==> flow/design.v <==
module design_5 #(parameter width = 8, parameter cwidth =4)(
  input [width-1:0] OPA, OPB,
  input CLK, RST, CE, MODE, CIN,
  input [1:0] INP_VALID,
  input [cwidth-1:0] CMD,
  output reg [2*width:0] RES,
  output reg OFLOW,
  output reg COUT,
  output reg G,
  output reg L,
  output reg E,
  output reg ERR
);
reg [2*width:0] temp;
reg [2*width:0] next_RES;
reg next_COUT, next_OFLOW, next_G, next_L, next_E, next_ERR;
localparam CMD_ADD = 4'b0000;
localparam CMD_SUB = 4'b0001;
localparam CMD_ADD_CIN = 4'b0010;
localparam CMD_SUB_CIN = 4'b0011;
localparam CMD_EGL = 4'b1000;
localparam CMD_INC_MUL = 4'b1001;
localparam CMD_SHIFT_MUL = 4'b1010;
localparam CMD_SI_UNSI_ADD = 4'b1011;
localparam CMD_SI_UNSI_SUB = 4'b1100;
localparam CMD_INC_A = 4'b0100;
localparam CMD_DEC_A = 4'b0101;
localparam CMD_INC_B = 4'b0110;
localparam CMD_DEC_B = 4'b0111;
localparam CMD_AND = 4'b0000;
localparam CMD_NAND = 4'b0001;
localparam CMD_OR = 4'b0010;
localparam CMD_NOR = 4'b0011;
localparam CMD_XOR = 4'b0100;
localparam CMD_XNOR = 4'b0101;
localparam CMD_ROL_A_B = 4'b1100;
localparam CMD_ROR_A_B = 4'b1101;
localparam CMD_NOT_A = 4'b0110;
localparam CMD_SHR1_A = 4'b1000;
localparam CMD_SHLI_A = 4'b1001;
localparam CMD_NOT_B = 4'b0111;
localparam CMD_SHR1_B = 4'b1010;
localparam CMD_SHL1_B = 4'b1011;
wire [2:0] amount;
assign amount = OPB[2:0];
always@(posedge CLK or posedge RST)
begin
    if(RST)begin
        next_RES <= 'b0;
        next_COUT <= 1'b0;
        next_OFLOW <= 1'b0;
        next_G <= 1'b0;
        next_E <= 1'b0;
        next_L <= 1'b0;
        next_ERR <= 1'b0;
    end
    else if(CE)
    begin
        if(INP_VALID == 2'b00)
        begin
            next_RES <= 'b0;
            next_COUT <= 1'b0;
            next_OFLOW <= 1'b0;
            next_G <= 1'b0;
            next_E <= 1'b0;
            next_L <= 1'b0;
            next_ERR <= 1'b0;
        end
        else if(INP_VALID ==2'b11)
        begin
            next_RES <= 'b0;
            next_COUT <= 1'b0;
            next_OFLOW <= 1'b0;
            next_G <= 1'b0;
            next_E <= 1'b0;
            next_L <= 1'b0;
            next_ERR <= 1'b0;
            if(MODE)begin
                case(CMD)
                    CMD_ADD:
                    begin
                        temp = OPA + OPB;
                        next_RES <= temp;
                        next_COUT <= temp[width];
                    end
                    CMD_SUB:
                    begin
                        next_OFLOW <= (OPA<OPB)?1'b1:1'b0;
                        next_RES <= OPA-OPB;
                    end
                    CMD_ADD_CIN:
                    begin
                        temp = OPA + OPB + CIN;
                        next_RES <= temp;
                        next_COUT <= temp[width];
                    end
                    CMD_SUB_CIN:
                    begin
                        next_OFLOW <= (OPA<OPB)?1'b1:1'b0;
                        next_RES <= OPA-OPB-CIN;
                    end
                    CMD_EGL:
                    begin
                        next_RES <= 'b0;
                        if(OPA==OPB)
                        begin
                            next_E <= 1'b1;
                            next_G <= 1'b0;
                            next_L <= 1'b0;
                        end
                        else if(OPA>OPB)
                        begin
                            next_E <= 1'b0;
                            next_G <= 1'b1;
                            next_L <= 1'b0;
                        end
                        else
                        begin
                            next_E <= 1'b0;
                            next_G <= 1'b0;
                            next_L <= 1'b1;
                        end
                    end
                    CMD_INC_MUL:
                    begin
                        temp = (OPA+1) * (OPB+1);
                        next_RES <= temp;
                        next_COUT <= temp[2*width];
                    end
                    CMD_SHIFT_MUL:
                    begin
                        temp =(OPA<<1)*OPB;
                        next_RES <= temp;
                        next_COUT <= temp[2*width];
                    end
                    CMD_SI_UNSI_ADD:
                    begin
                        temp = $signed(OPA) + $signed(OPB);
                        next_RES <= temp;
                        next_COUT <= temp[width];
                        next_OFLOW <= ((OPA[width-1] == OPB[width-1]) && (temp[width-1] != OPA[width-1])) ? 1'b1 : 1'b0;
                        if($signed(OPA)==$signed(OPB))
                        begin
                            next_E <= 1'b1;
                            next_G <= 1'b0;
                            next_L <= 1'b0;
                        end
                        else if($signed(OPA)>$signed(OPB))
                        begin
                            next_E <= 1'b0;
                            next_G <= 1'b1;
                            next_L <= 1'b0;
                        end
                        else
                        begin
                            next_E <= 1'b0;
                            next_G <= 1'b0;
                            next_L <= 1'b1;
                        end
                    end
                    CMD_SI_UNSI_SUB:
                    begin
                        temp = $signed(OPA) - $signed(OPB);
                        next_RES<= temp;
                        next_COUT <= temp[width];
                       next_OFLOW <= ((OPA[width-1] != OPB[width-1]) && (temp[width-1] != OPA[width-1])) ? 1'b1 : 1'b0;
                        if($signed(OPA) == $signed(OPB))
                        begin
                            next_E <= 1'b1;
                            next_G <= 1'b0;
                            next_L <= 1'b0;
                        end
                        else if($signed(OPA) > $signed(OPB))
                        begin
                            next_E <= 1'b0;
                            next_G <= 1'b1;
                            next_L <= 1'b0;
                        end
                        else
                        begin
                            next_E <= 1'b0;
                            next_G <= 1'b0;
                            next_L <= 1'b1;
                        end
                    end
                    default:
                    begin
                        next_RES <= 'b0;
                        next_COUT <= 1'b0;
                        next_OFLOW <= 1'b0;
                        next_G <= 1'b0;
                        next_E <= 1'b0;
                        next_L <= 1'b0;
                        next_ERR <= 1'b0;
                    end
                endcase
            end
            else begin
                case(CMD)
                    CMD_AND:next_RES <= {{width*2-(width-1){1'b0}},OPA&OPB};
                    CMD_NAND:next_RES <= {{width*2-(width-1){1'b0}},~(OPA&OPB)};
                    CMD_OR:next_RES <= {{width*2-(width-1){1'b0}},OPA|OPB};
                    CMD_NOR:next_RES <= {{width*2-(width-1){1'b0}},~(OPA|OPB)};
                    CMD_XOR:next_RES <= {{width*2-(width-1){1'b0}},OPA^OPB};
                    CMD_XNOR:next_RES <= {{width*2-(width-1){1'b0}},~(OPA^OPB)};
                    CMD_ROL_A_B:
                    begin
                        if (amount == 0)
                            next_RES <= {{width*2-(width-1){1'b0}}, OPA};
                        else
                            next_RES <= {{width*2-(width){1'b0}}, (OPA << amount) | (OPA >> (width - amount))};
                        next_ERR <= (width > 3 && |OPB[width-1:3]) ? 1'b1 : 1'b0;
                    end
                    CMD_ROR_A_B:
                    begin
                        if (amount == 0)
                            next_RES <= {{width*2-(width-1){1'b0}}, OPA};
                        else
                            next_RES <= {{width*2-(width-1){1'b0}}, (OPA >> amount) | (OPA << (width - amount))};
                        next_ERR <= (width > 3 && |OPB[width-1:3]) ? 1'b1 : 1'b0;
                    end
                    default:
                    begin
                        next_RES <='b0;
                        next_COUT <= 1'b0;
                        next_OFLOW <= 1'b0;
                        next_G <= 1'b0;
                        next_E <= 1'b0;
                        next_L <= 1'b0;
                        next_ERR <= 1'b0;
                    end
                endcase
            end
        end
        else if(INP_VALID == 2'b01)
        begin
            next_RES <=  'b0;
            next_COUT <= 1'b0;
            next_OFLOW <= 1'b0;
            next_G <= 1'b0;
            next_E <= 1'b0;
            next_L <= 1'b0;
            next_ERR <= 1'b0;
            if(MODE)begin
                case(CMD)
                    CMD_INC_A:next_RES <= OPA+1;
                    CMD_DEC_A:next_RES <= OPA-1;
                    default:
                    begin
                        next_RES <= 'b0;
                        next_COUT <= 1'b0;
                        next_OFLOW <= 1'b0;
                        next_G <= 1'b0;
                        next_E <= 1'b0;
                        next_L <= 1'b0;
                        next_ERR <= 1'b0;
                    end
                endcase
            end
            else begin
                case(CMD)
                    CMD_NOT_A:next_RES <= {{width*2-(width-1){1'b0}},~OPA};
                    CMD_SHR1_A:next_RES <= {{width*2-(width-1){1'b0}},OPA>>1};
                    CMD_SHLI_A:next_RES <= {{width*2-(width-1){1'b0}},OPA<<1};
                    default:
                    begin
                        next_RES <= 'b0;
                        next_COUT <= 1'b0;
                        next_OFLOW <= 1'b0;
                        next_G <= 1'b0;
                        next_E <= 1'b0;
                        next_L <= 1'b0;
                        next_ERR <= 1'b0;
                    end
                endcase
            end
        end
        else if(INP_VALID == 2'b10)
            begin
                next_RES <= 'b0;
                next_COUT <= 1'b0;
                next_OFLOW <= 1'b0;
                next_G <= 1'b0;
                next_E <= 1'b0;
                next_L <= 1'b0;
                next_ERR <= 1'b0;
                if(MODE) begin
                    case(CMD)
                        CMD_INC_B: next_RES <= OPB + 1;
                        CMD_DEC_B: next_RES <= OPB - 1;
                        default:
                        begin
                            next_RES <= 'b0;
                            next_COUT <= 1'b0;
                            next_OFLOW <= 1'b0;
                            next_G <= 1'b0;
                            next_E <= 1'b0;
                            next_L <= 1'b0;
                            next_ERR <= 1'b0;
                        end
                    endcase
                end
                else begin
                    case(CMD)
                        CMD_NOT_B:next_RES <= {{width*2-(width-1){1'b0}},~OPB};
                        CMD_SHR1_B:next_RES <= {{width*2-(width-1){1'b0}},OPB>>1};
                        CMD_SHL1_B:next_RES <= {{width*2-(width-1){1'b0}},OPB<<1};
                        default:
                        begin
                            next_RES <= 'b0;
                            next_COUT <= 1'b0;
                            next_OFLOW <= 1'b0;
                            next_G <= 1'b0;
                            next_E <= 1'b0;
                            next_L <= 1'b0;
                            next_ERR <= 1'b0;
                        end
                    endcase
                end
        end
    end
end
always @(posedge CLK or posedge RST) begin
    if(RST) begin
        RES <= 'b0;
        COUT <= 1'b0;
        OFLOW <= 1'b0;
        G <= 1'b0;
        E <= 1'b0;
        L <= 1'b0;
        ERR <= 1'b0;
    end else if (CE) begin
        RES <= next_RES;
        COUT <= next_COUT;
        OFLOW <= next_OFLOW;
        G <= next_G;
        L <= next_L;
        E <= next_E;
        ERR <= next_ERR;
    end
end
endmodule
# From RTL to reports: design_5
# The steps from the RTL of design_5 to its reports follow in flow order.
# Line numbers count from 1 in the design file above.
# Cell names lack the library's common part.
# A cell with n/a has no value.
# design
design,design_5
clock,CLK
lib,sky130hd
lib_corner,tt_025C_1v80

# After elaboration
# Source: Yosys, flattened and elaborated, memories not mapped. Widths are those after wreduce. Registers that Yosys merges into a memory's read port (data or address) are not register bits. Print and check cells do not count.
# classes
n_addsub,11
mul,2
cmp,3
equal,22
n_shift,4
muxes,55
bitwise,10
reduce_logical,11
# op_table
operator,n
32-bit by 32-bit multiplier with 17-bit output,1
17-bit case mux with 8-bit select,2
8-bit by 8-bit multiplier with 16-bit output,1
17-bit 2-to-1 mux,7
17-bit case mux with 2-bit select,2
8-bit case mux with 3-bit select,2
8-bit inverter,5
1-bit 2-to-1 mux,35
8-bit by 32-bit << shifter with 8-bit output,1
8-bit by 32-bit >> shifter with 8-bit output,1
4-bit equality test (second input constant),6
8-bit bitwise OR,3
8-bit by 1-bit adder with 9-bit output (second input constant),2
8-bit by 1-bit subtractor with 9-bit output (second input constant),2
8-bit by 8-bit adder with 9-bit output,2
8-bit by 8-bit subtractor with 9-bit output,2
17-bit by 1-bit subtractor with 17-bit output,1
4-bit by 3-bit equality test with 1-bit output (second input constant),4
8-bit greater-than comparator,2
8-bit equality test,2
8-bit 2-to-1 mux,2
9-bit by 1-bit adder with 10-bit output,1
4-bit by 2-bit equality test with 1-bit output (second input constant),2
8-bit by 3-bit << shifter with 8-bit output,1
8-bit by 3-bit >> shifter with 8-bit output,1
8-bit < comparator,1
8-bit AND,1
8-bit bitwise XOR,1
# Other operator kinds: 17; their cells: 25.
# word_totals
reg_bits,46
input_bits,27
output_inout_bits,23
word_cells,132

# Depth
# Yosys ltp: most cells in a row. Word level: on the elaborated netlist, between registers, memories and ports. Mapped: between sequential cells and ports; inverters and the memories' decode and read muxes count.
# logic_depth
word_depth,8
ABC_AREA,0
mapped_depth,25

# Netlist
# Yosys stat after the flow's synthesis: flattened, memories mapped to cells. It holds for the ABC_AREA given above (unset counts as 0); a run with the other value may have another netlist.
# The area totals of this step are shown rounded.
# synth_totals
stdcells,1401
synth_area_um2,11290
ff_cells,46
buf_cells,80
# by_type
type,n,area_total_um2
fa_1,87,1741.67
ha_1,111,1.39E+03
dfrtp_1,46,1.15E+03
inv_1,158,593.069
nor2_1,148,555.533
xnor2_1,52,455.437
nand2_1,108,405.389
a21oi_1,68,340.326
mux2_2,26,292.781
o21ai_0,56,280.269
xor2_1,28,245.235
a221oi_1,20,175.168
nand3_1,34,170.163
mux2i_1,16,160.154
mux4_2,7,157.651
o211ai_1,19,142.637
a22oi_1,17,127.622
nor3_1,25,125.12
# Not listed: further types 86, cells in them 375.

# Timing after synthesis
# OpenSTA on the mapped netlist: ideal clock, no wires. The path of least setup slack (recovery checks aside). Input and output delay are each 20% of the period. Register names are those of the netlist, which keeps one name where synthesis merged equal registers.
# synth_timing
path_type,input to register
from,input port OPB[0]
to,register next_RES[15]
tclk_ns,8.0
t_arrival_ns,6.869
required_time_ns,7.877
slack_ns,1.008
path_delay_ns,5.392
path_stages,24
n_path_buf,5
period_less_setup_slack_ns,6.992
# "path_delay_ns" = arrival - input delay + setup time.
# "path_stages": output pins that drive a net of the path, with the launching flip-flop's if there is one; two outputs of one cell count as two.
# "period_less_setup_slack_ns" = period - worst setup slack (recovery checks aside). The figure is calculated, with input and output delays left at 20% of the set period.
# The rows between start and end are the longest chain of elaborated cells between them; the timing report does not say that the signal goes this way. Where chains are equally long, one stands for them.
# Each line given opens the expression or statement behind the cell; cells for indexed reads and writes are added by Yosys, which also makes memories of some case tables.
# A register here has more assigning lines than the two given.
# synth_via
path_cell_list,buf_2 > buf_4 > inv_2 > ha_1 > clkbuf_1 > buf_2 > clkbuf_1 > nand2b_1 > fa_1 > inv_1 > fa_1 > fa_1 > inv_1 > fa_1 > inv_1 > ha_1 > or2_2 > a21oi_1 > nor3_1 > nor3_1 > nor3_1 > xor2_1 > a221oi_2 > o21ai_2
elab_chain_cells,7
cells_between,16
classes_between,add/sub: 6; mul: 2; mux: 8
# synth_lines
element,line_no,text
start: declaration,2,"input [width-1:0] OPA, OPB,"
8-bit by 1-bit subtractor with 9-bit output,290,CMD_DEC_B: next_RES <= OPB - 1;
17-bit case mux with 2-bit select,288,case(CMD)
17-bit 2-to-1 mux,287,if(MODE) begin
17-bit 2-to-1 mux,278,else if(INP_VALID == 2'b10)
17-bit 2-to-1 mux,235,else if(INP_VALID == 2'b01)
17-bit 2-to-1 mux,69,else if(INP_VALID ==2'b11)
17-bit 2-to-1 mux,59,if(INP_VALID == 2'b00)
end: assignment,83,next_RES <= temp;
end: assignment,89,next_RES <= OPA-OPB;
end: declaration,15,reg [2*width:0] next_RES;

# Timing after layout
# Path of least setup slack in the final report of entry D (OpenROAD, finished layout, wires in). Where an end is a register, its clock arrival counts in the times.
# layout_timing
path_type,input to register
from,input port OPB[0]
to,register next_RES[15]
tclk_ns,8.75
t_arrival_ns,9.03
required_time_ns,8.92
slack_ns,-0.11
path_stages,25
n_path_buf,6
# The rows between start and end are the longest chain of elaborated cells between them; the timing report does not say that the signal goes this way. Where chains are equally long, one stands for them.
# A register here has more assigning lines than the two given.
# layout_via
path_cell_list,clkdlybuf4s50_1 > buf_2 > buf_4 > inv_2 > ha_1 > clkbuf_1 > buf_2 > clkbuf_2 > nand2_1 > fa_1 > inv_1 > fa_1 > inv_1 > fa_1 > fa_1 > inv_1 > ha_1 > o21ai_0 > o21a_1 > nor3_1 > nor3_1 > nor3_1 > xor2_1 > a221oi_2 > o21ai_2
elab_chain_cells,7
cells_between,16
classes_between,add/sub: 6; mul: 2; mux: 8
# layout_lines
element,line_no,text
start: declaration,2,"input [width-1:0] OPA, OPB,"
8-bit by 1-bit subtractor with 9-bit output,290,CMD_DEC_B: next_RES <= OPB - 1;
17-bit case mux with 2-bit select,288,case(CMD)
17-bit 2-to-1 mux,287,if(MODE) begin
17-bit 2-to-1 mux,278,else if(INP_VALID == 2'b10)
17-bit 2-to-1 mux,235,else if(INP_VALID == 2'b01)
17-bit 2-to-1 mux,69,else if(INP_VALID ==2'b11)
17-bit 2-to-1 mux,59,if(INP_VALID == 2'b00)
end: assignment,83,next_RES <= temp;
end: assignment,89,next_RES <= OPA-OPB;
end: declaration,15,reg [2*width:0] next_RES;

# 5 stored runs of design_5 in the flow (synthesis by Yosys, layout by OpenROAD, sky130hd cells), in arbitrary order. Constraints: input delay and output delay 20% of the set period each, output load 0.01 pF.
# By "period_reached_ns" is meant the clock period of the run minus its worst setup slack. This is arithmetic on one report: input and output delays are still those of the set period (20% each).
# By "worstPathTime_ns" is meant the share of the clock period that the worst setup path is allowed (20% is reserved at inputs, 20% at outputs), minus its slack. Clock arrival times at its registers enter into it.
# "totalPower_w" is the tool's figure for a default switching activity; nothing was simulated.
# Results are given in rounded form.
# Among the settings, - means not set for that run.
# Among the results, - means that no value is shown for the run.
run name,ABC_AREA,CELL_PAD_IN_SITES_DETAIL_PLACEMENT,CELL_PAD_IN_SITES_GLOBAL_PLACEMENT,CORE_ASPECT_RATIO,CORE_MARGIN,CORE_UTILIZATION,GPL_ROUTABILITY_DRIVEN,GPL_TIMING_DRIVEN,HOLD_SLACK_MARGIN,MAX_ROUTING_LAYER,MIN_ROUTING_LAYER,SLEW_MARGIN,TNS_END_PERCENT,period_ns,CAP_MARGIN,CTS_CLUSTER_DIAMETER,CTS_CLUSTER_SIZE,PLACE_DENSITY,SETUP_SLACK_MARGIN,PLACE_DENSITY_LB_ADDON,final_setup_tns_ns,totalPower_w,synthArea_um2,finish.stdcell_area_um2,worstPathTime_ns,critical_path_type,setup_worst_slack_ns,die_um2,final_hold_ws_ns,final_util_pct,period_reached_ns
entry A,1,0,3,0.75,4,46,0,1,-0.08,met4,met2,40,40,8.75,20,-,-,-,-,-,-,-,-,-,-,-,-,-,-,-,-
entry B,1,0,3,0.75,5,46,0,1,-0.08,met4,met2,40,40,8.75,20,131,64,0.56,-,-,-,-,-,-,-,-,-,-,-,-,-
entry C,-,2,-,-,2,43,-,0,-,met5,-,20,-,4.32,20,229,-,-,0.62,-,-,-,-,-,-,-,-,-,-,-,-
entry D,-,0,-,1.03,2,17,0,0,-0.08,met4,met2,40,40,8.75,20,-,-,0.37,-0.55,-,-0.289,0.00211,11290,13220,7.11,input to register,-0.107,68490,0.508,20.2,8.857
entry E,-,-,3,0.62,10,45,-,0,-,-,met2,20,90,10.0,20,238,75,-,-,0.1,-,-,-,-,-,-,-,-,-,-,-
# Entry A: no final report: placement broke off with GPL-0301
# Entry B: no final report: placement broke off with GPL-0301
# Entry C: no final report: clock tree synthesis broke off with DPL-0033
# Entry E: no final report: placement broke off with FLW-0024
